==> flow/design.v <==
module clock(clk, reset, ballclk, plateclk, timeclk, refreshclk, dotmatrixclk,goalclk);
input clk;
input reset;
output ballclk, plateclk, timeclk, refreshclk, dotmatrixclk,goalclk;
reg ballclk, plateclk, timeclk, refreshclk, dotmatrixclk,goalclk;
reg [31:0]count1, count2, count3, count4, count5,count6;
always@(posedge clk)
begin
  if(!reset)
  begin
    count1 <= 32'd0; count2 <= 32'd0; count3 <= 32'd0;
    count4 <= 32'd0; count5 <= 32'd0; count6 <= 32'd0;
    timeclk <= 0; ballclk <= 0; plateclk <= 0;
    refreshclk <= 0; dotmatrixclk <= 0; goalclk <= 0;
  end
  else
  begin
   if(count1 == 32'd1000)
   begin
      count1 <= 32'd0;
      timeclk <= 1;
   end
   else
   begin
      count1 <= count1 + 32'd1;
		timeclk <= 0;
	end
	if(count2 == 32'd250)
   begin
      count2 <= 32'd0;
      ballclk <= 1;
   end
   else
   begin
      count2 <= count2 + 32'd1;
		ballclk <= 0;
	end
	if(count3 == 32'd500)
   begin
      count3 <= 32'd0;
      plateclk <= 1;
   end
   else
   begin
      count3 <= count3 + 32'd1;
		plateclk <= 0;
	end
	if(count4 == 32'd25)
   begin
      count4 <= 32'd0;
      refreshclk <= 1;
   end
   else
   begin
      count4 <= count4 + 32'd1;
		refreshclk <= 0;
	end
	if(count5 == 32'd4)
   begin
      count5 <= 32'd0;
      dotmatrixclk <= 1;
   end
   else
   begin
      count5 <= count5 + 32'd1;
		dotmatrixclk <= 0;
	end
	if(count6 == 32'd4000)
   begin
      count6 <= 32'd0;
      goalclk <= 1;
   end
   else
   begin
      count6 <= count6 + 32'd1;
		goalclk <= 0;
	end
  end
end
endmodule 
module plate(reset,clk,en,sw1,sw2,sw3,sw4,nextleftpos,nextrightpos);
input reset,clk,en, sw1, sw2, sw3, sw4;
output [7:0]nextleftpos, nextrightpos;  
reg [7:0]nextleftpos, nextrightpos;
always@(posedge clk)	
begin
	if(!reset)
		nextleftpos <=8'b00111000;
	else if(en)
	begin
		if(sw2)  
		begin
			if(sw1)	 
			begin
				if(nextleftpos == 8'b11100000) 
					nextleftpos <= nextleftpos;
				else 
					nextleftpos <= nextleftpos<<1;	
			end
			else	 
			begin
				if(nextleftpos == 8'b00000111)
					nextleftpos <= nextleftpos;
				else 
					nextleftpos <= nextleftpos>>1;
			end
		end
		else	 
			nextleftpos <= nextleftpos;
	end
end
always@(posedge clk)
begin
	if(!reset)
		nextrightpos<=8'b00111000;
	else if(en)
	begin
		if(sw4)	 
		begin
			if(sw3)	 
			begin	
				if(nextrightpos == 8'b11100000) 
					nextrightpos <= nextrightpos;
				else 
					nextrightpos <= nextrightpos<<1; 
			end
			else	 
			begin
				if(nextrightpos == 8'b00000111)
					nextrightpos <= nextrightpos;
				else 
					nextrightpos <= nextrightpos>>1;
			end
		end
		else	 
		begin
			nextrightpos <= nextrightpos;
		end	
	end
end
endmodule
module sevendisplay	(lscore,rscore,timecount,
							 out1,out2,out3,out4,out5,out6
							 );
input [6:0]lscore,rscore,timecount;  
output  [6:0] out1,out2,out3,out4,out5,out6;  
reg
[3:0]decimal_lscore,digit_lscore,  
decimal_rscore,digit_rscore,  
decimal_timecount,digit_timecount;  
reg
[6:0] out1,out2,out3,out4,out5,out6;
always@(*)	
begin
		decimal_lscore = lscore/10;  
		case(decimal_lscore)
			1:out1=7'b1111001;
			2:out1=7'b0100100;
			3:out1=7'b0110000;
			4:out1=7'b0011001;
			5:out1=7'b0010010;
			6:out1=7'b0000010;
			7:out1=7'b1111000;
			8:out1=7'b0000000;
			9:out1=7'b0010000;
			default:out1=7'b1000000;
		endcase
		digit_lscore = lscore%10;  
		case(digit_lscore)
			1:out2=7'b1111001;
			2:out2=7'b0100100;
			3:out2=7'b0110000;
			4:out2=7'b0011001;
			5:out2=7'b0010010;
			6:out2=7'b0000010;
			7:out2=7'b1111000;
			8:out2=7'b0000000;
			9:out2=7'b0010000;
			default:out2=7'b1000000;
		endcase
end
always@(*)	
begin
		decimal_rscore = rscore/10;
		case(decimal_rscore)
			1:out3=7'b1111001;
			2:out3=7'b0100100;
			3:out3=7'b0110000;
			4:out3=7'b0011001;
			5:out3=7'b0010010;
			6:out3=7'b0000010;
			7:out3=7'b1111000;
			8:out3=7'b0000000;
			9:out3=7'b0010000;
			default:out3=7'b1000000;
		endcase
		digit_rscore = rscore%10;
		case(digit_rscore)
			1:out4=7'b1111001;
			2:out4=7'b0100100;
			3:out4=7'b0110000;
			4:out4=7'b0011001;
			5:out4=7'b0010010;
			6:out4=7'b0000010;
			7:out4=7'b1111000;
			8:out4=7'b0000000;
			9:out4=7'b0010000;
			default:out4=7'b1000000;
		endcase
end
always@(*)	
begin	
		decimal_timecount = timecount/10;
		case(decimal_timecount)
			1:out5=7'b1111001;
			2:out5=7'b0100100;
			3:out5=7'b0110000;
			4:out5=7'b0011001;
			5:out5=7'b0010010;
			6:out5=7'b0000010;
			7:out5=7'b1111000;
			8:out5=7'b0000000;
			9:out5=7'b0010000;
			default:out5=7'b1000000;
		endcase
		digit_timecount = timecount%10;
		case(digit_timecount)
			1:out6=7'b1111001;
			2:out6=7'b0100100;
			3:out6=7'b0110000;
			4:out6=7'b0011001;
			5:out6=7'b0010010;
			6:out6=7'b0000010;
			7:out6=7'b1111000;
			8:out6=7'b0000000;
			9:out6=7'b0010000;
			default:out6=7'b1000000;
		endcase
end
endmodule
module dotmatrix(clk,reset,en,gamestate,dot_row,dot0_col,dot1_col,
                      my_plate,enemy_plate,x,y, 
                      rscore,lscore);
    input clk;
    input reset, en;
    input [1:0]gamestate;
    input [3:0]x;
    input [2:0]y;
    input [7:0]my_plate;
    input [7:0]enemy_plate;
    input [6:0]rscore,lscore;
    output [7:0]dot_row;
    output [7:0]dot0_col,dot1_col;
    reg [7:0]dot_row;
    reg [7:0]dot0_col;
    reg [7:0]dot1_col;
    reg [3:0] step;
	 reg [15:0] dot_col;
    always@(posedge clk)
    if(!reset)
    begin
			step = 4'd0;
			dot_row = 8'b11111111;
			{dot0_col,dot1_col} = 16'd0;
			dot_col = 16'd0;
    end
    else if(en)
    begin
			if (step == 4'd0) 
				step = 4'd15;
			else 
				step = step - 4'd1;
			dot_row = 8'b11111111;
			{dot0_col,dot1_col} = dot_col;
			dot_col = 16'b00000000_00000000;
			case(gamestate)
				0: 
				begin
					dot_col[step] = 1;
					case (step)
						15:dot_row=8'b11111111;
						14:dot_row=8'b00011111;
						13:dot_row=8'b10111111;
						12:dot_row=8'b00011111;
						11:dot_row=8'b11111000;
						10:dot_row=8'b11111010;
						9: dot_row=8'b11111000;
						8: dot_row=8'b00011111;
						7: dot_row=8'b01011111;
						6: dot_row=8'b01011111;
						5: dot_row=8'b11111000;
						4: dot_row=8'b11111101;
						3: dot_row=8'b11111010;
						2: dot_row=8'b01111111;
						1: dot_row=8'b10011111;
						0: dot_row=8'b01111111;
					endcase	
				end
            1: 
            begin
					dot_col[step] = 1;
					case(x)
						1:
						case (step)
							14:dot_row= ~enemy_plate;
							15:dot_row= ~my_plate;
							13:dot_row= ~(8'b00000001<<y);
							12:dot_row=8'b11111111;
							11:dot_row=8'b11111111;
							10:dot_row=8'b11111111;
							9: dot_row=8'b11111111;
							8: dot_row=8'b11111111;
							7: dot_row=8'b11111111;
							6: dot_row=8'b11111111;
							5: dot_row=8'b11111111;
							4: dot_row=8'b11111111;
							3: dot_row=8'b11111111;
							2: dot_row=8'b11111111;
							1: dot_row=8'b11111111;
							0: dot_row=8'b11111111;
						endcase	
						2:
						case (step)
							14:dot_row= ~enemy_plate;
							15:dot_row= ~my_plate;
							13:dot_row=8'b11111111;
							12:dot_row= ~(8'b00000001<<y);
							11:dot_row=8'b11111111;
							10:dot_row=8'b11111111;
							9: dot_row=8'b11111111;
							8: dot_row=8'b11111111;
							7: dot_row=8'b11111111;
							6: dot_row=8'b11111111;
							5: dot_row=8'b11111111;
							4: dot_row=8'b11111111;
							3: dot_row=8'b11111111;
							2: dot_row=8'b11111111;
							1: dot_row=8'b11111111;
							0: dot_row=8'b11111111;
						endcase	
						3:
						case (step)
							14:dot_row= ~enemy_plate;
							15:dot_row= ~my_plate;
							13:dot_row=8'b11111111;
							12:dot_row=8'b11111111; 
							11:dot_row=~(8'b00000001<<y);
							10:dot_row=8'b11111111;
							9: dot_row=8'b11111111;
							8: dot_row=8'b11111111;
							7: dot_row=8'b11111111;
							6: dot_row=8'b11111111;
							5: dot_row=8'b11111111;
							4: dot_row=8'b11111111;
							3: dot_row=8'b11111111;
							2: dot_row=8'b11111111;
							1: dot_row=8'b11111111;
							0: dot_row=8'b11111111;
						endcase
						4:
						case (step)
							14:dot_row= ~enemy_plate;
							15:dot_row= ~my_plate;
							13:dot_row=8'b11111111;
							12:dot_row=8'b11111111; 
							11:dot_row=8'b11111111; 
							10:dot_row=~(8'b00000001<<y);
							9: dot_row=8'b11111111;
							8: dot_row=8'b11111111;
							7: dot_row=8'b11111111;
							6: dot_row=8'b11111111;
							5: dot_row=8'b11111111;
							4: dot_row=8'b11111111;
							3: dot_row=8'b11111111;
							2: dot_row=8'b11111111;
							1: dot_row=8'b11111111;
							0: dot_row=8'b11111111;
						endcase	
						5:
						case (step)
							14:dot_row= ~enemy_plate;
							15:dot_row= ~my_plate;
							13:dot_row=8'b11111111;
							12:dot_row=8'b11111111; 
							11:dot_row=8'b11111111; 
							10:dot_row=8'b11111111;
							9: dot_row=~(8'b00000001<<y);
							8: dot_row=8'b11111111;
							7: dot_row=8'b11111111;
							6: dot_row=8'b11111111;
							5: dot_row=8'b11111111;
							4: dot_row=8'b11111111;
							3: dot_row=8'b11111111;
							2: dot_row=8'b11111111;
							1: dot_row=8'b11111111;
							0: dot_row=8'b11111111;
						endcase	
						6:
						case (step)
							14:dot_row= ~enemy_plate;
							15:dot_row= ~my_plate;
							13:dot_row=8'b11111111;
							12:dot_row=8'b11111111; 
							11:dot_row=8'b11111111; 
							10:dot_row=8'b11111111;
							9: dot_row=8'b11111111;
							8: dot_row=~(8'b00000001<<y);
							7: dot_row=8'b11111111;
							6: dot_row=8'b11111111;
							5: dot_row=8'b11111111;
							4: dot_row=8'b11111111;
							3: dot_row=8'b11111111;
							2: dot_row=8'b11111111;
							1: dot_row=8'b11111111;
							0: dot_row=8'b11111111;	
						endcase	
						7:
						case (step)
							14:dot_row= ~enemy_plate;
							15:dot_row= ~my_plate;
							13:dot_row=8'b11111111;
							12:dot_row=8'b11111111; 
							11:dot_row=8'b11111111; 
							10:dot_row=8'b11111111;
							9: dot_row=8'b11111111;
							8: dot_row=8'b11111111;
							7: dot_row=~(8'b00000001<<y);
							6: dot_row=8'b11111111;
							5: dot_row=8'b11111111;
							4: dot_row=8'b11111111;
							3: dot_row=8'b11111111;
							2: dot_row=8'b11111111;
							1: dot_row=8'b11111111;
							0: dot_row=8'b11111111;
						endcase	
						8:
						case (step)
							14:dot_row= ~enemy_plate;
							15:dot_row= ~my_plate;
							13:dot_row=8'b11111111;
							12:dot_row=8'b11111111; 
							11:dot_row=8'b11111111; 
							10:dot_row=8'b11111111;
							9: dot_row=8'b11111111;
							8: dot_row=8'b11111111;
							7: dot_row=8'b11111111;
							6: dot_row=~(8'b00000001<<y);
							5: dot_row=8'b11111111;
							4: dot_row=8'b11111111;
							3: dot_row=8'b11111111;
							2: dot_row=8'b11111111;
							1: dot_row=8'b11111111;
							0: dot_row=8'b11111111;
						endcase	
						9:
						case (step)
							14:dot_row= ~enemy_plate;
							15:dot_row= ~my_plate;
							13:dot_row=8'b11111111;
							12:dot_row=8'b11111111; 
							11:dot_row=8'b11111111; 
							10:dot_row=8'b11111111;
							9: dot_row=8'b11111111;
							8: dot_row=8'b11111111;
							7: dot_row=8'b11111111;
							6: dot_row=8'b11111111;
							5: dot_row=~(8'b00000001<<y);
							4: dot_row=8'b11111111;
							3: dot_row=8'b11111111;
							2: dot_row=8'b11111111;
							1: dot_row=8'b11111111;
							0: dot_row=8'b11111111;
						endcase	
						10:
						case (step)
							14:dot_row= ~enemy_plate;
							15:dot_row= ~my_plate;
							13:dot_row=8'b11111111;
							12:dot_row=8'b11111111; 
							11:dot_row=8'b11111111; 
							10:dot_row=8'b11111111;
							9: dot_row=8'b11111111;
							8: dot_row=8'b11111111;
							7: dot_row=8'b11111111;
							6: dot_row=8'b11111111;
							5: dot_row=8'b11111111;
							4: dot_row=~(8'b00000001<<y);
							3: dot_row=8'b11111111;
							2: dot_row=8'b11111111;
							1: dot_row=8'b11111111;
							0: dot_row=8'b11111111;
						endcase	
						11:
						case (step)
							14:dot_row= ~enemy_plate;
							15:dot_row= ~my_plate;
							13:dot_row=8'b11111111;
							12:dot_row=8'b11111111; 
							11:dot_row=8'b11111111; 
							10:dot_row=8'b11111111;
							9: dot_row=8'b11111111;
							8: dot_row=8'b11111111;
							7: dot_row=8'b11111111;
							6: dot_row=8'b11111111;
							5: dot_row=8'b11111111;
							4: dot_row=8'b11111111;
							3: dot_row=~(8'b00000001<<y);
							2: dot_row=8'b11111111;
							1: dot_row=8'b11111111;
							0: dot_row=8'b11111111;
						endcase	
						12:
						case (step)
							14:dot_row= ~enemy_plate;
							15:dot_row= ~my_plate;
							13:dot_row=8'b11111111;
							12:dot_row=8'b11111111; 
							11:dot_row=8'b11111111; 
							10:dot_row=8'b11111111;
							9: dot_row=8'b11111111;
							8: dot_row=8'b11111111;
							7: dot_row=8'b11111111;
							6: dot_row=8'b11111111;
							5: dot_row=8'b11111111;
							4: dot_row=8'b11111111;
							3: dot_row=8'b11111111;
							2: dot_row=~(8'b00000001<<y);
							1: dot_row=8'b11111111;
							0: dot_row=8'b11111111;
						endcase	
						13:
						case (step)
							14:dot_row= ~enemy_plate;
							15:dot_row= ~my_plate;
							13:dot_row=8'b11111111;
							12:dot_row=8'b11111111; 
							11:dot_row=8'b11111111; 
							10:dot_row=8'b11111111;
							9: dot_row=8'b11111111;
							8: dot_row=8'b11111111;
							7: dot_row=8'b11111111;
							6: dot_row=8'b11111111;
							5: dot_row=8'b11111111;
							4: dot_row=8'b11111111;
							3: dot_row=8'b11111111;
							2: dot_row=8'b11111111;
							1: dot_row=~(8'b00000001<<y);
							0: dot_row=8'b11111111;
						endcase	
						14:
						case (step)
							14:dot_row= ~enemy_plate;
							15:dot_row= ~my_plate;
							13:dot_row=8'b11111111;
							12:dot_row=8'b11111111; 
							11:dot_row=8'b11111111; 
							10:dot_row=8'b11111111;
							9: dot_row=8'b11111111;
							8: dot_row=8'b11111111;
							7: dot_row=8'b11111111;
							6: dot_row=8'b11111111;
							5: dot_row=8'b11111111;
							4: dot_row=8'b11111111;
							3: dot_row=8'b11111111;
							2: dot_row=8'b11111111;
							1: dot_row=8'b11111111;
							0: dot_row=~(8'b00000001<<y);
						endcase	
					endcase      
            end 
            2:
            begin
               if(rscore == lscore)
					begin
						dot_col[step] = 1;
						case (step)
							15:dot_row=8'b11111111;
							14:dot_row=8'b11111111;
							13:dot_row=8'b10000001;
							12:dot_row=8'b10111110;
							11:dot_row=8'b10111110;
							10:dot_row=8'b11011101;
							9: dot_row=8'b11100011;
							8: dot_row=8'b11111111;
							7: dot_row=8'b11111111;
							6: dot_row=8'b11111111;
							5: dot_row=8'b10000001;
							4: dot_row=8'b10111110;
							3: dot_row=8'b10111110;
							2: dot_row=8'b11011101;
							1: dot_row=8'b11100011;
							0: dot_row=8'b11111111;
						endcase	
					end
               else if(rscore > lscore) 
               begin
						dot_col[step] = 1;
						case (step)
							15:dot_row=8'b11111111;
							14:dot_row=8'b11111111;
							13:dot_row=8'b11111111;
							12:dot_row=8'b11111111;
							11:dot_row=8'b11111111;
							10:dot_row=8'b11111111;
							9: dot_row=8'b11111111;
							8: dot_row=8'b11111111;
							7: dot_row=8'b11111111;
							6: dot_row=8'b10001111;
							5: dot_row=8'b11100011;
							4: dot_row=8'b11111001;
							3: dot_row=8'b11000111;
							2: dot_row=8'b11111001;
							1: dot_row=8'b11100011;
							0: dot_row=8'b10001111;
						endcase	
					end               
               else
					begin
						dot_col[step] = 1;
						case (step)
							15:dot_row=8'b11111111;
							14:dot_row=8'b10001111;
							13:dot_row=8'b11100011;
							12:dot_row=8'b11111001;
							11:dot_row=8'b11000111;
							10:dot_row=8'b11111001;
							9: dot_row=8'b11100011;
							8: dot_row=8'b10001111;
							7: dot_row=8'b11111111;
							6: dot_row=8'b11111111;
							5: dot_row=8'b11111111;
							4: dot_row=8'b11111111;
							3: dot_row=8'b11111111;
							2: dot_row=8'b11111111;
							1: dot_row=8'b11111111;
							0: dot_row=8'b11111111;
						endcase	
					end	
            end
        endcase 
   end      
endmodule 
module Final_Project(reset,sw1,sw2,sw3,sw4,FPGA_clk,dot_row,dot0_col,dot1_col,
							out1, out2, out3, out4, out5, out6);
input FPGA_clk;	 
input reset, sw1, sw2, sw3, sw4; 
output [7:0]dot_row, dot0_col, dot1_col;
output [6:0]out1, out2, out3, out4, out5, out6;
reg [3:0]x;	 
reg move_x;	 
reg [1:0]move_y;	 
reg [2:0]y;	 
reg [1:0]gamestate;	 
reg [6:0]timecount;  
reg [6:0]lscore, rscore;
reg [3:0]x_q;
reg [2:0]y_q;
reg [1:0]gamestate_q;
reg [6:0]lscore_q, rscore_q;
wire [7:0]my_plate, enemy_plate; 
wire ballclk;
wire plateclk;
wire timeclk;
wire refreshclk;	
wire dotmatrixclk;
wire goalclk;
wire [7:0]dot_row, dot0_col, dot1_col;
wire [6:0]out1, out2, out3, out4, out5, out6;
dotmatrix DOT(.clk(FPGA_clk), .reset(reset), .en(dotmatrixclk), .gamestate(gamestate_q), .dot_row(dot_row), 
				  .dot0_col(dot0_col), .dot1_col(dot1_col), .my_plate(my_plate),
				  .rscore(rscore_q), .lscore(lscore_q),
				  .enemy_plate(enemy_plate), .x(x_q), .y(y_q));
plate PLA (.reset(reset), .clk(FPGA_clk), .en(plateclk), .sw1(sw1), .sw2(sw2), .sw3(sw3), .sw4(sw4), 
			  .nextleftpos(my_plate), .nextrightpos(enemy_plate));
sevendisplay SEV(.lscore(lscore), .rscore(rscore), .timecount(timecount),
					  .out1(out1), .out2(out2), .out3(out3), .out4(out4),
					  .out5(out5), .out6(out6));
clock CLK(.clk(FPGA_clk), .reset(reset), .ballclk(ballclk), .plateclk(plateclk),
			 .timeclk(timeclk), .refreshclk(refreshclk), .dotmatrixclk(dotmatrixclk),.goalclk(goalclk));	
	always@(posedge FPGA_clk) 	 
	begin						 
		if(!reset)				 
		begin
			timecount = 7'd5;
			move_x = 1'b1;
			move_y = 2'd2;
			x = 4'd14;
			y = 3'd3;
			lscore = 0;
			rscore = 0;
			gamestate = 2'd0;
		end
		else						 
		begin					 
			if(gamestate == 2'd0)	
			begin
				if(timeclk)
				begin
					if(timecount == 7'd0)
					begin
						timecount = 7'd99; 
						gamestate = 2'd1;
					end
					else
					begin
						if(timeclk)
						begin	
							timecount = timecount - 7'd1;
						end
						else
							timecount = timecount;
					end	
				end
				else
				begin
					timecount = timecount;
				end
			end
			else if(gamestate == 2'd1)	
			begin	
				if(timeclk)
				begin
					if(timecount == 7'd0)
							gamestate = 2'd2;
					else
					begin
							timecount = timecount - 7'd1;
					end
				end
				if(ballclk)
				begin	
					case(move_x)			 
					0:
					begin
						if(x == 4'd14)
						begin
							move_x = 1'd1;
							if((my_plate >> y) == 3'd7) 
							begin
								move_y = 2'd1;
								if(y == 3'd0)
									move_y = 2'd3;	
							end
							else if((my_plate >> y) == 3'd3)
								move_y = 2'd2;
							else if((my_plate >> y) == 3'd1)
							begin
								move_y = 2'd3;
								if(y == 3'd7)
									move_y = 2'd1;
							end
							else
							begin
								lscore = lscore + 7'd1;
								gamestate = 2'd3; 
							end	
						end									
						else
							move_x = 1'd0;
						x = x + 4'd1;
						end
					1:							 
					begin
						if(x == 4'd1)
						begin
							move_x = 1'd0;
							if((enemy_plate >> y) == 3'd7)
							begin
								move_y = 2'd1;
								if(y == 3'd0)
									move_y = 2'd3;	
							end
							else if((enemy_plate >> y) == 3'd3)
								move_y = 2'd2;
							else if((enemy_plate >> y) == 3'd1)
							begin
								move_y = 2'd3;
								if(y == 3'd7)
									move_y = 2'd1;
							end
							else
							begin
								rscore = rscore + 7'd1;
								gamestate = 2'd3; 
							end
						end
						else
							move_x = 1'd1;
						x = x - 4'd1;
					end
					endcase	
					if(move_y == 2'd1)			 
					begin
						if(y == 3'd0)
							move_y = 2'd3;
						else	
							y = y - 3'd1;
					end	
					else if(move_y == 2'd3)
					begin
						if(y == 3'd7)
							move_y = 2'd1;
						else
							y = y + 3'd1;
					end
					else
						y = y;
				end
				else
				begin
					move_x = move_x;
					move_y = move_y;
					x = x;
					y = y;
				end
			end
			else if (gamestate == 2'd2)
			begin
				rscore = rscore;
				lscore = lscore;
				timecount = timecount;
			end
			else 
			begin
				if(goalclk)
				begin
					move_x = 1'b1;
					move_y = 2'd2;
					x = 4'd14;
					y = 3'd3;
					gamestate = 2'd1;
				end
				else
					gamestate = 2'd3;
			end
		end
		x_q <= x;
		y_q <= y;
		gamestate_q <= gamestate;
		lscore_q <= lscore;
		rscore_q <= rscore;
	end
endmodule 
Hand-over note for Final_Project

# Step by step through the tools: Final_Project

Tool output for the design above before and after an edit, in the order of the flow.
Lines under "before" count in the file above, lines under "after" in the edited file.
"change": "after" minus "before" as printed here. "relative change": 100 x difference / "before".
Library cell names are shortened.
A cell with - has no value.

Design top: Final_Project
Clock port: FPGA_clk
Library: sky130hd
Library corner: tt_025C_1v80

# Diff

Unified diff, file above to edited file.
The edit is scripted: it alters the design's behaviour and was not made to optimise anything.

```diff
@@ -224,5 +224,5 @@
 			default:out5=7'b1000000;
 		endcase
-		digit_timecount = timecount%10;
+		digit_timecount = timecount&10;
 		case(digit_timecount)
 			1:out6=7'b1111001;
```

# After elaboration

Source: Yosys, flattened and elaborated, memories not mapped. Widths are those after wreduce. Print and check cells do not count.
Memory sizes are those after Yosys's memory passes, which may raise the word count (mostly to a power of two), join words into wider ones and drop unused or constant bits.

Storage and ports:

| item                            | before | after | change | relative change (%) |
| clocked read ports x word width | 0      | 7     | +7     | - |
| RAM bits                        | 0      | 0     | 0      | - |
| memory cells                    | 10     | 10    | 0      | 0.00 |
| register bits                   | 258    | 258   | 0      | 0.00 |
| input bits                      | 6      | 6     | 0      | 0.00 |
| word-level cells                | 282    | 283   | +1     | +0.35 |
| output and inout port bits      | 66     | 66    | 0      | 0.00 |
| latch bits                      | 0      | 0     | 0      | - |
| bits in read-only memories      | 1,072  | 1,072 | 0      | 0.00 |

Memories:

| item                                         | before                                                                                                     | after |
| shape (words x width / read and write ports) | 16 x 7 bit 1R0W; 16 x 7 bit 1R0W; 16 x 7 bit 1R0W; 16 x 7 bit 1R0W; 16 x 7 bit 1R0W; 16 x 7 bit 1R0W; [+4] | 16 x 7 bit 1R0W; 16 x 7 bit 1R0W; 16 x 7 bit 1R0W; 16 x 7 bit 1R0W; 16 x 7 bit 1R0W; 16 x 7 bit 1R0W; [+4] |

A list marked [+n] leaves out that many cells.

Cells by class:

| item                             | before | after | change | relative change (%) |
| bitwise logic cells              | 6      | 6     | 0      | 0.00 |
| multipliers                      | 0      | 0     | 0      | - |
| div/mod/pow operators            | 6      | 5     | -1     | -16.67 |
| $lt $le $gt $ge                  | 1      | 1     | 0      | 0.00 |
| reductions and logical operators | 35     | 35    | 0      | 0.00 |
| add/subtract/negate cells        | 14     | 14    | 0      | 0.00 |
| shift operators                  | 4      | 4     | 0      | 0.00 |
| eq/ne operators                  | 71     | 71    | 0      | 0.00 |
| multiplexer cells                | 110    | 112   | +2     | +1.82 |

Operators with widths:

| cell                                           | before | after | change | relative change (%) |
| two-way mux 4 bit                              | 7      | 9     | +2     | +28.57 |
| remainder unit 7 x 4 -> 32 bit with constant B | 3      | 2     | -1     | -33.33 |

Operator kinds equal on both sides are left out: 61.

# Logic depth

Depth = most cells in a row (Yosys ltp): at word level without a register or memory, in the mapped netlist without a sequential cell, where the memories' decode and read muxes count.

Logic depth:

| item                          | before | after | change | relative change (%) |
| depth in word-level cells     | 16     | 16    | 0      | 0.00 |
| ABC_AREA                      | 0      | 0     | -      | - |
| gate-level depth with buffers | 17     | 18    | +1     | +5.88 |
| depth with buffers taken out  | 15     | 16    | +1     | +6.67 |

# Synthesis result

Source: synth_stat.txt of the flow (Yosys; design flattened, memories mapped). It holds for the ABC_AREA given above (unset counts as 0); a run with the other value may have another netlist.

Mapped netlist:

| item                     | before   | after    | change | relative change (%) |
| buffer cells             | 145      | 131      | -14    | -9.66 |
| sequential area (um^2)   | 5,265.0  | 5,305.1  | +40.1  | +0.76 |
| chip area (Yosys) (um^2) | 17,962.2 | 17,925.9 | -36.3  | -0.20 |
| flip-flops               | 263      | 265      | +2     | +0.76 |
| cells in the netlist     | 2,398    | 2,370    | -28    | -1.17 |

Cell types:

| cell     | before | after | change | relative change (%) |
| a21oi_1  | 233    | 157   | -76    | -32.62 |
| o21ai_0  | 87     | 121   | +34    | +39.08 |
| xor2_1   | 110    | 84    | -26    | -23.64 |
| nand2_1  | 225    | 202   | -23    | -10.22 |
| nor2_1   | 324    | 345   | +21    | +6.48 |
| clkbuf_1 | 109    | 92    | -17    | -15.60 |
| xnor2_1  | 63     | 79    | +16    | +25.40 |
| inv_1    | 65     | 80    | +15    | +23.08 |
| a22oi_1  | 9      | 24    | +15    | +166.67 |
| nand4_1  | 46     | 34    | -12    | -26.09 |
| o22ai_1  | 21     | 32    | +11    | +52.38 |
| nand3_1  | 98     | 108   | +10    | +10.20 |
| nand2b_1 | 31     | 22    | -9     | -29.03 |
| nor4b_1  | 17     | 9     | -8     | -47.06 |
| o31a_1   | 3      | 11    | +8     | +266.67 |
| a211oi_1 | 38     | 32    | -6     | -15.79 |
| nor2b_1  | 33     | 28    | -5     | -15.15 |
| and2_1   | 29     | 24    | -5     | -17.24 |

Cell types equal on both sides are left out: 21.
The list need not be complete.
By module: a second synthesis without flattening, with its own total; a netlist apart from the flattened one above.

Unflattened totals:

| item                                           | before   | after    | change | relative change (%) |
| cells (unflattened synthesis)                  | 2,759    | 2,717    | -42    | -1.52 |
| area total of the unflattened synthesis (um^2) | 21,229.1 | 20,945.1 | -284.0 | -1.34 |

Rows give one instance, submodules left out.

Modules, before:

| module        | seq. area (um^2) | cells | area (um^2) | times used |
| clock         | 3,963.8          | 1,117 | 9,382.7     | 1 |
| dotmatrix     | 880.8            | 772   | 5,286.3     | 1 |
| Final_Project | 720.7            | 358   | 2,855.2     | 1 |
| sevendisplay  | 0.0              | 421   | 2,810.2     | 1 |
| plate         | 320.3            | 91    | 894.6       | 1 |

Modules, after:

| module        | seq. area (um^2) | cells | area (um^2) | times used |
| clock         | 3,963.8          | 1,117 | 9,382.7     | 1 |
| dotmatrix     | 880.8            | 772   | 5,286.3     | 1 |
| Final_Project | 720.7            | 358   | 2,855.2     | 1 |
| sevendisplay  | 0.0              | 379   | 2,526.2     | 1 |
| plate         | 320.3            | 91    | 894.6       | 1 |

# Timing after synthesis

OpenSTA on the mapped netlist: ideal clock, no wires. The path of least setup slack (recovery checks aside). Input and output delay are each 20% of the period. Register names are those of the netlist, which keeps one name where synthesis merged equal registers.

Path after synthesis:

| item                                | before                   | after                    | change | relative change (%) |
| path kind                           | flip-flop to output port | flip-flop to output port | -      | - |
| start point                         | reg timecount[5]         | reg (no name shown)      | -      | - |
| end point                           | out out6[1]              | out out2[6]              | -      | - |
| path buffers                        | 1                        | 1                        | 0      | 0.00 |
| driving pins on the path            | 15                       | 18                       | +3     | +20.00 |
| period (ps)                         | 10,000                   | 10,000                   | 0      | 0.00 |
| delay of the path (ps)              | 3,321                    | 3,624                    | +303   | +9.12 |
| output delay (ps)                   | 2,000                    | 2,000                    | 0      | 0.00 |
| setup slack (ps)                    | 4,679                    | 4,376                    | -303   | - |
| data arrival time (ps)              | 3,321                    | 3,624                    | +303   | +9.12 |
| time at the first pin (ps)          | 0                        | 0                        | 0      | - |
| required time (ps)                  | 8,000                    | 8,000                    | 0      | 0.00 |
| period reached after synthesis (ps) | 5,321                    | 5,624                    | +303   | +5.69 |

"delay of the path" is the arrival time less input delay plus setup time.
At an output port there is no setup time.
"driving pins on the path": output pins that drive a net of the path, with the launching flip-flop's if there is one; two outputs of one cell count as two.
"period reached after synthesis" is the clock period less the worst setup slack; recovery checks do not enter. This is arithmetic on one report: input and output delays are still those of the set period (20% each).
Between the ends stands the longest chain of elaborated cells between them, by number of cells; it is not shown to be the way that was timed. Of several equally long chains one is given.
A line is the first line of the expression or statement that the cell stems from. Yosys adds cells for indexed reads and writes and turns some case tables into memories.
A memory read counts as a cell of the chain, while the word-level depth stops at memories.
At most two assigning lines are given for a register; there are more.

On the way, after synthesis, before:
Cell sequence: dfxtp_1 > buf_2 > nor2_1 > inv_2 > ha_1 > nand3b_1 > a22oi_2 > maj3_1 > nand2_1 > o311ai_2 > xnor2_1 > ha_1 > or2_2 > mux2_2 > nor3b_1
Length of the longest elaborated chain: 2
Elaborated cells on any way between the ends: 2
Source lines of those cells: 2
Those cells by class: 1 x div; 1 x memory

Ends and longest elaborated chain, after synthesis, before:

| item                           | line | text |
| start: declaration             | 654  | `reg [6:0]timecount;` |
| start: assignment              | 708  | `timecount = timecount - 7'd1;` |
| start: assignment              | 711  | `timecount = timecount;` |
| remainder unit 7 x 4 -> 32 bit | 226  | `digit_timecount = timecount%10;` |
| memory read (16 x 7 bit)       | 227  | `case(digit_timecount)` |
| end: declaration               | 648  | `output [6:0]out1, out2, out3, out4, out5, out6;` |

On the way, after synthesis, after:
Cell sequence: dfxtp_1 > buf_2 > inv_1 > ha_1 > inv_1 > ha_1 > nor2b_1 > o21ai_1 > o21ai_1 > maj3_1 > a211oi_4 > xnor2_1 > ha_1 > nor2_1 > a21oi_1 > o22ai_1 > mux2_2 > o311a_1
Length of the longest elaborated chain: 2
Elaborated cells on any way between the ends: 2
Source lines of those cells: 2
Those cells by class: 1 x div; 1 x memory

Ends and longest elaborated chain, after synthesis, after:

| item                           | line | text |
| start: declaration             | 655  |  |
| start: assignment              | 754  |  |
| start: assignment              | 820  |  |
| remainder unit 7 x 4 -> 32 bit | 168  |  |
| memory read (16 x 7 bit)       | 169  |  |
| end: declaration               | 648  | `output [6:0]out1, out2, out3, out4, out5, out6;` |

# Path in the finished layout

Path of least setup slack in the final report of each run of pair A (OpenROAD, finished layout, wires in). Where an end is a register, its clock arrival counts in the times.
The report prints the path's times to 10 ps; the period is as set.

Path post-layout:

| item                       | before                   | after                    | change | relative change (%) |
| path kind                  | flip-flop to output port | flip-flop to output port | -      | - |
| start point                | reg (no name shown)      | reg (no name shown)      | -      | - |
| end point                  | out out4[6]              | out out2[6]              | -      | - |
| path buffers               | 1                        | 1                        | 0      | 0.00 |
| time at the first pin (ps) | 590                      | 600                      | +10    | +1.69 |
| period (ps)                | 7,210                    | 7,210                    | 0      | 0.00 |
| output delay (ps)          | 1,440                    | 1,440                    | 0      | 0.00 |
| required time (ps)         | 5,770                    | 5,770                    | 0      | 0.00 |
| setup slack (ps)           | 630                      | 530                      | -100   | - |
| driving pins on the path   | 17                       | 18                       | +1     | +5.88 |
| data arrival time (ps)     | 5,140                    | 5,240                    | +100   | +1.95 |

Between the ends stands the longest chain of elaborated cells between them, by number of cells; it is not shown to be the way that was timed. Of several equally long chains one is given.
A memory read counts as a cell of the chain, while the word-level depth stops at memories.

On the way, post-layout, before:
Cell sequence: dfxtp_1 > nor2_1 > inv_1 > ha_1 > nand2b_1 > o21ai_1 > o21ai_1 > a21boi_4 > o221ai_1 > a21o_1 > a21o_1 > inv_2 > mux2i_1 > nor2_1 > a211oi_1 > a21oi_1 > clkdlybuf4s50_1
Length of the longest elaborated chain: 2
Elaborated cells on any way between the ends: 2
Source lines of those cells: 2
Those cells by class: 1 x div; 1 x memory

Ends and longest elaborated chain, post-layout, before:

| item                           | line | text |
| start: declaration             | 655  |  |
| start: assignment              | 783  |  |
| start: assignment              | 819  |  |
| remainder unit 7 x 4 -> 32 bit | 197  |  |
| memory read (16 x 7 bit)       | 198  |  |
| end: declaration               | 648  | `output [6:0]out1, out2, out3, out4, out5, out6;` |

On the way, post-layout, after:
Cell sequence: dfxtp_1 > inv_1 > ha_1 > inv_1 > ha_1 > nor2b_1 > o21ai_1 > o21ai_1 > nor3_1 > a211oi_4 > xnor2_1 > ha_1 > nor2_1 > a21oi_1 > o22ai_1 > mux2_2 > o311a_1 > clkdlybuf4s50_1
Length of the longest elaborated chain: 2
Elaborated cells on any way between the ends: 2
Source lines of those cells: 2
Those cells by class: 1 x div; 1 x memory

Ends and longest elaborated chain, post-layout, after:

| item                           | line | text |
| start: declaration             | 655  |  |
| start: assignment              | 754  |  |
| start: assignment              | 820  |  |
| remainder unit 7 x 4 -> 32 bit | 168  |  |
| memory read (16 x 7 bit)       | 169  |  |
| end: declaration               | 648  | `output [6:0]out1, out2, out3, out4, out5, out6;` |

# Flow runs

Both versions went through the flow (Yosys, OpenROAD) with the same settings in each pair. Constraints: input delay and output delay 20% of the set period each, output load 0.01 pF.

Settings, pair A:
CORE_UTILIZATION: 40
period_ns: 7.21
CAP_MARGIN: 20
CORE_MARGIN: 2
SLEW_MARGIN: 20

Results, pair A:

| item                                          | before   | after    | change    | relative change (%) |
| final setup TNS (ps)                          | 0        | 0        | 0         | - |
| area of the synthesized netlist (um^2)        | 17,962.2 | 17,925.9 | -36.3     | -0.20 |
| area of the die (um^2)                        | 46,617.1 | 46,524.3 | -92.8     | -0.20 |
| smallest hold slack (ps)                      | 464      | 462      | -2        | - |
| worst setup slack after layout (ps)           | 628      | 533      | -95       | - |
| reached clock period (ps)                     | 6,582    | 6,677    | +95       | +1.44 |
| final design utilization (%)                  | 45.1     | 45.5     | +0.4      | - |
| standard-cell area of the final layout (um^2) | 19,986.7 | 20,111.8 | +125.1    | +0.63 |
| total power of the final layout (W)           | 0.003277 | 0.003447 | +0.000170 | +5.19 |

Settings, pair B:
ABC_AREA: 0
CAP_MARGIN: 35
CORE_ASPECT_RATIO: 1.88
CORE_UTILIZATION: 24
GPL_ROUTABILITY_DRIVEN: 0
HOLD_SLACK_MARGIN: -0.09
PLACE_DENSITY_LB_ADDON: 0.26
SETUP_SLACK_MARGIN: -0.16
period_ns: 11.0
CORE_MARGIN: 2
SLEW_MARGIN: 20

Results, pair B:

| item                                          | before   | after    | change    | relative change (%) |
| final setup TNS (ps)                          | 0        | 0        | 0         | - |
| area of the synthesized netlist (um^2)        | 17,962.2 | 17,925.9 | -36.3     | -0.20 |
| area of the die (um^2)                        | 77,157.3 | 77,002.4 | -154.9    | -0.20 |
| smallest hold slack (ps)                      | 463      | 462      | -1        | - |
| worst setup slack after layout (ps)           | 3,692    | 3,685    | -7        | - |
| reached clock period (ps)                     | 7,308    | 7,315    | +7        | +0.10 |
| final design utilization (%)                  | 27.6     | 27.6     | 0.0       | - |
| standard-cell area of the final layout (um^2) | 20,498.4 | 20,402.1 | -96.3     | -0.47 |
| total power of the final layout (W)           | 0.002095 | 0.002075 | -0.000020 | -0.95 |

"reached clock period" is the run's clock period less its worst setup slack. It is reckoned from that one timing run; input and output delays stay at 20% of the period that was set.
"total power of the final layout" rests on the timing tool's default activity at the inputs, not on a simulated workload.

End of note.
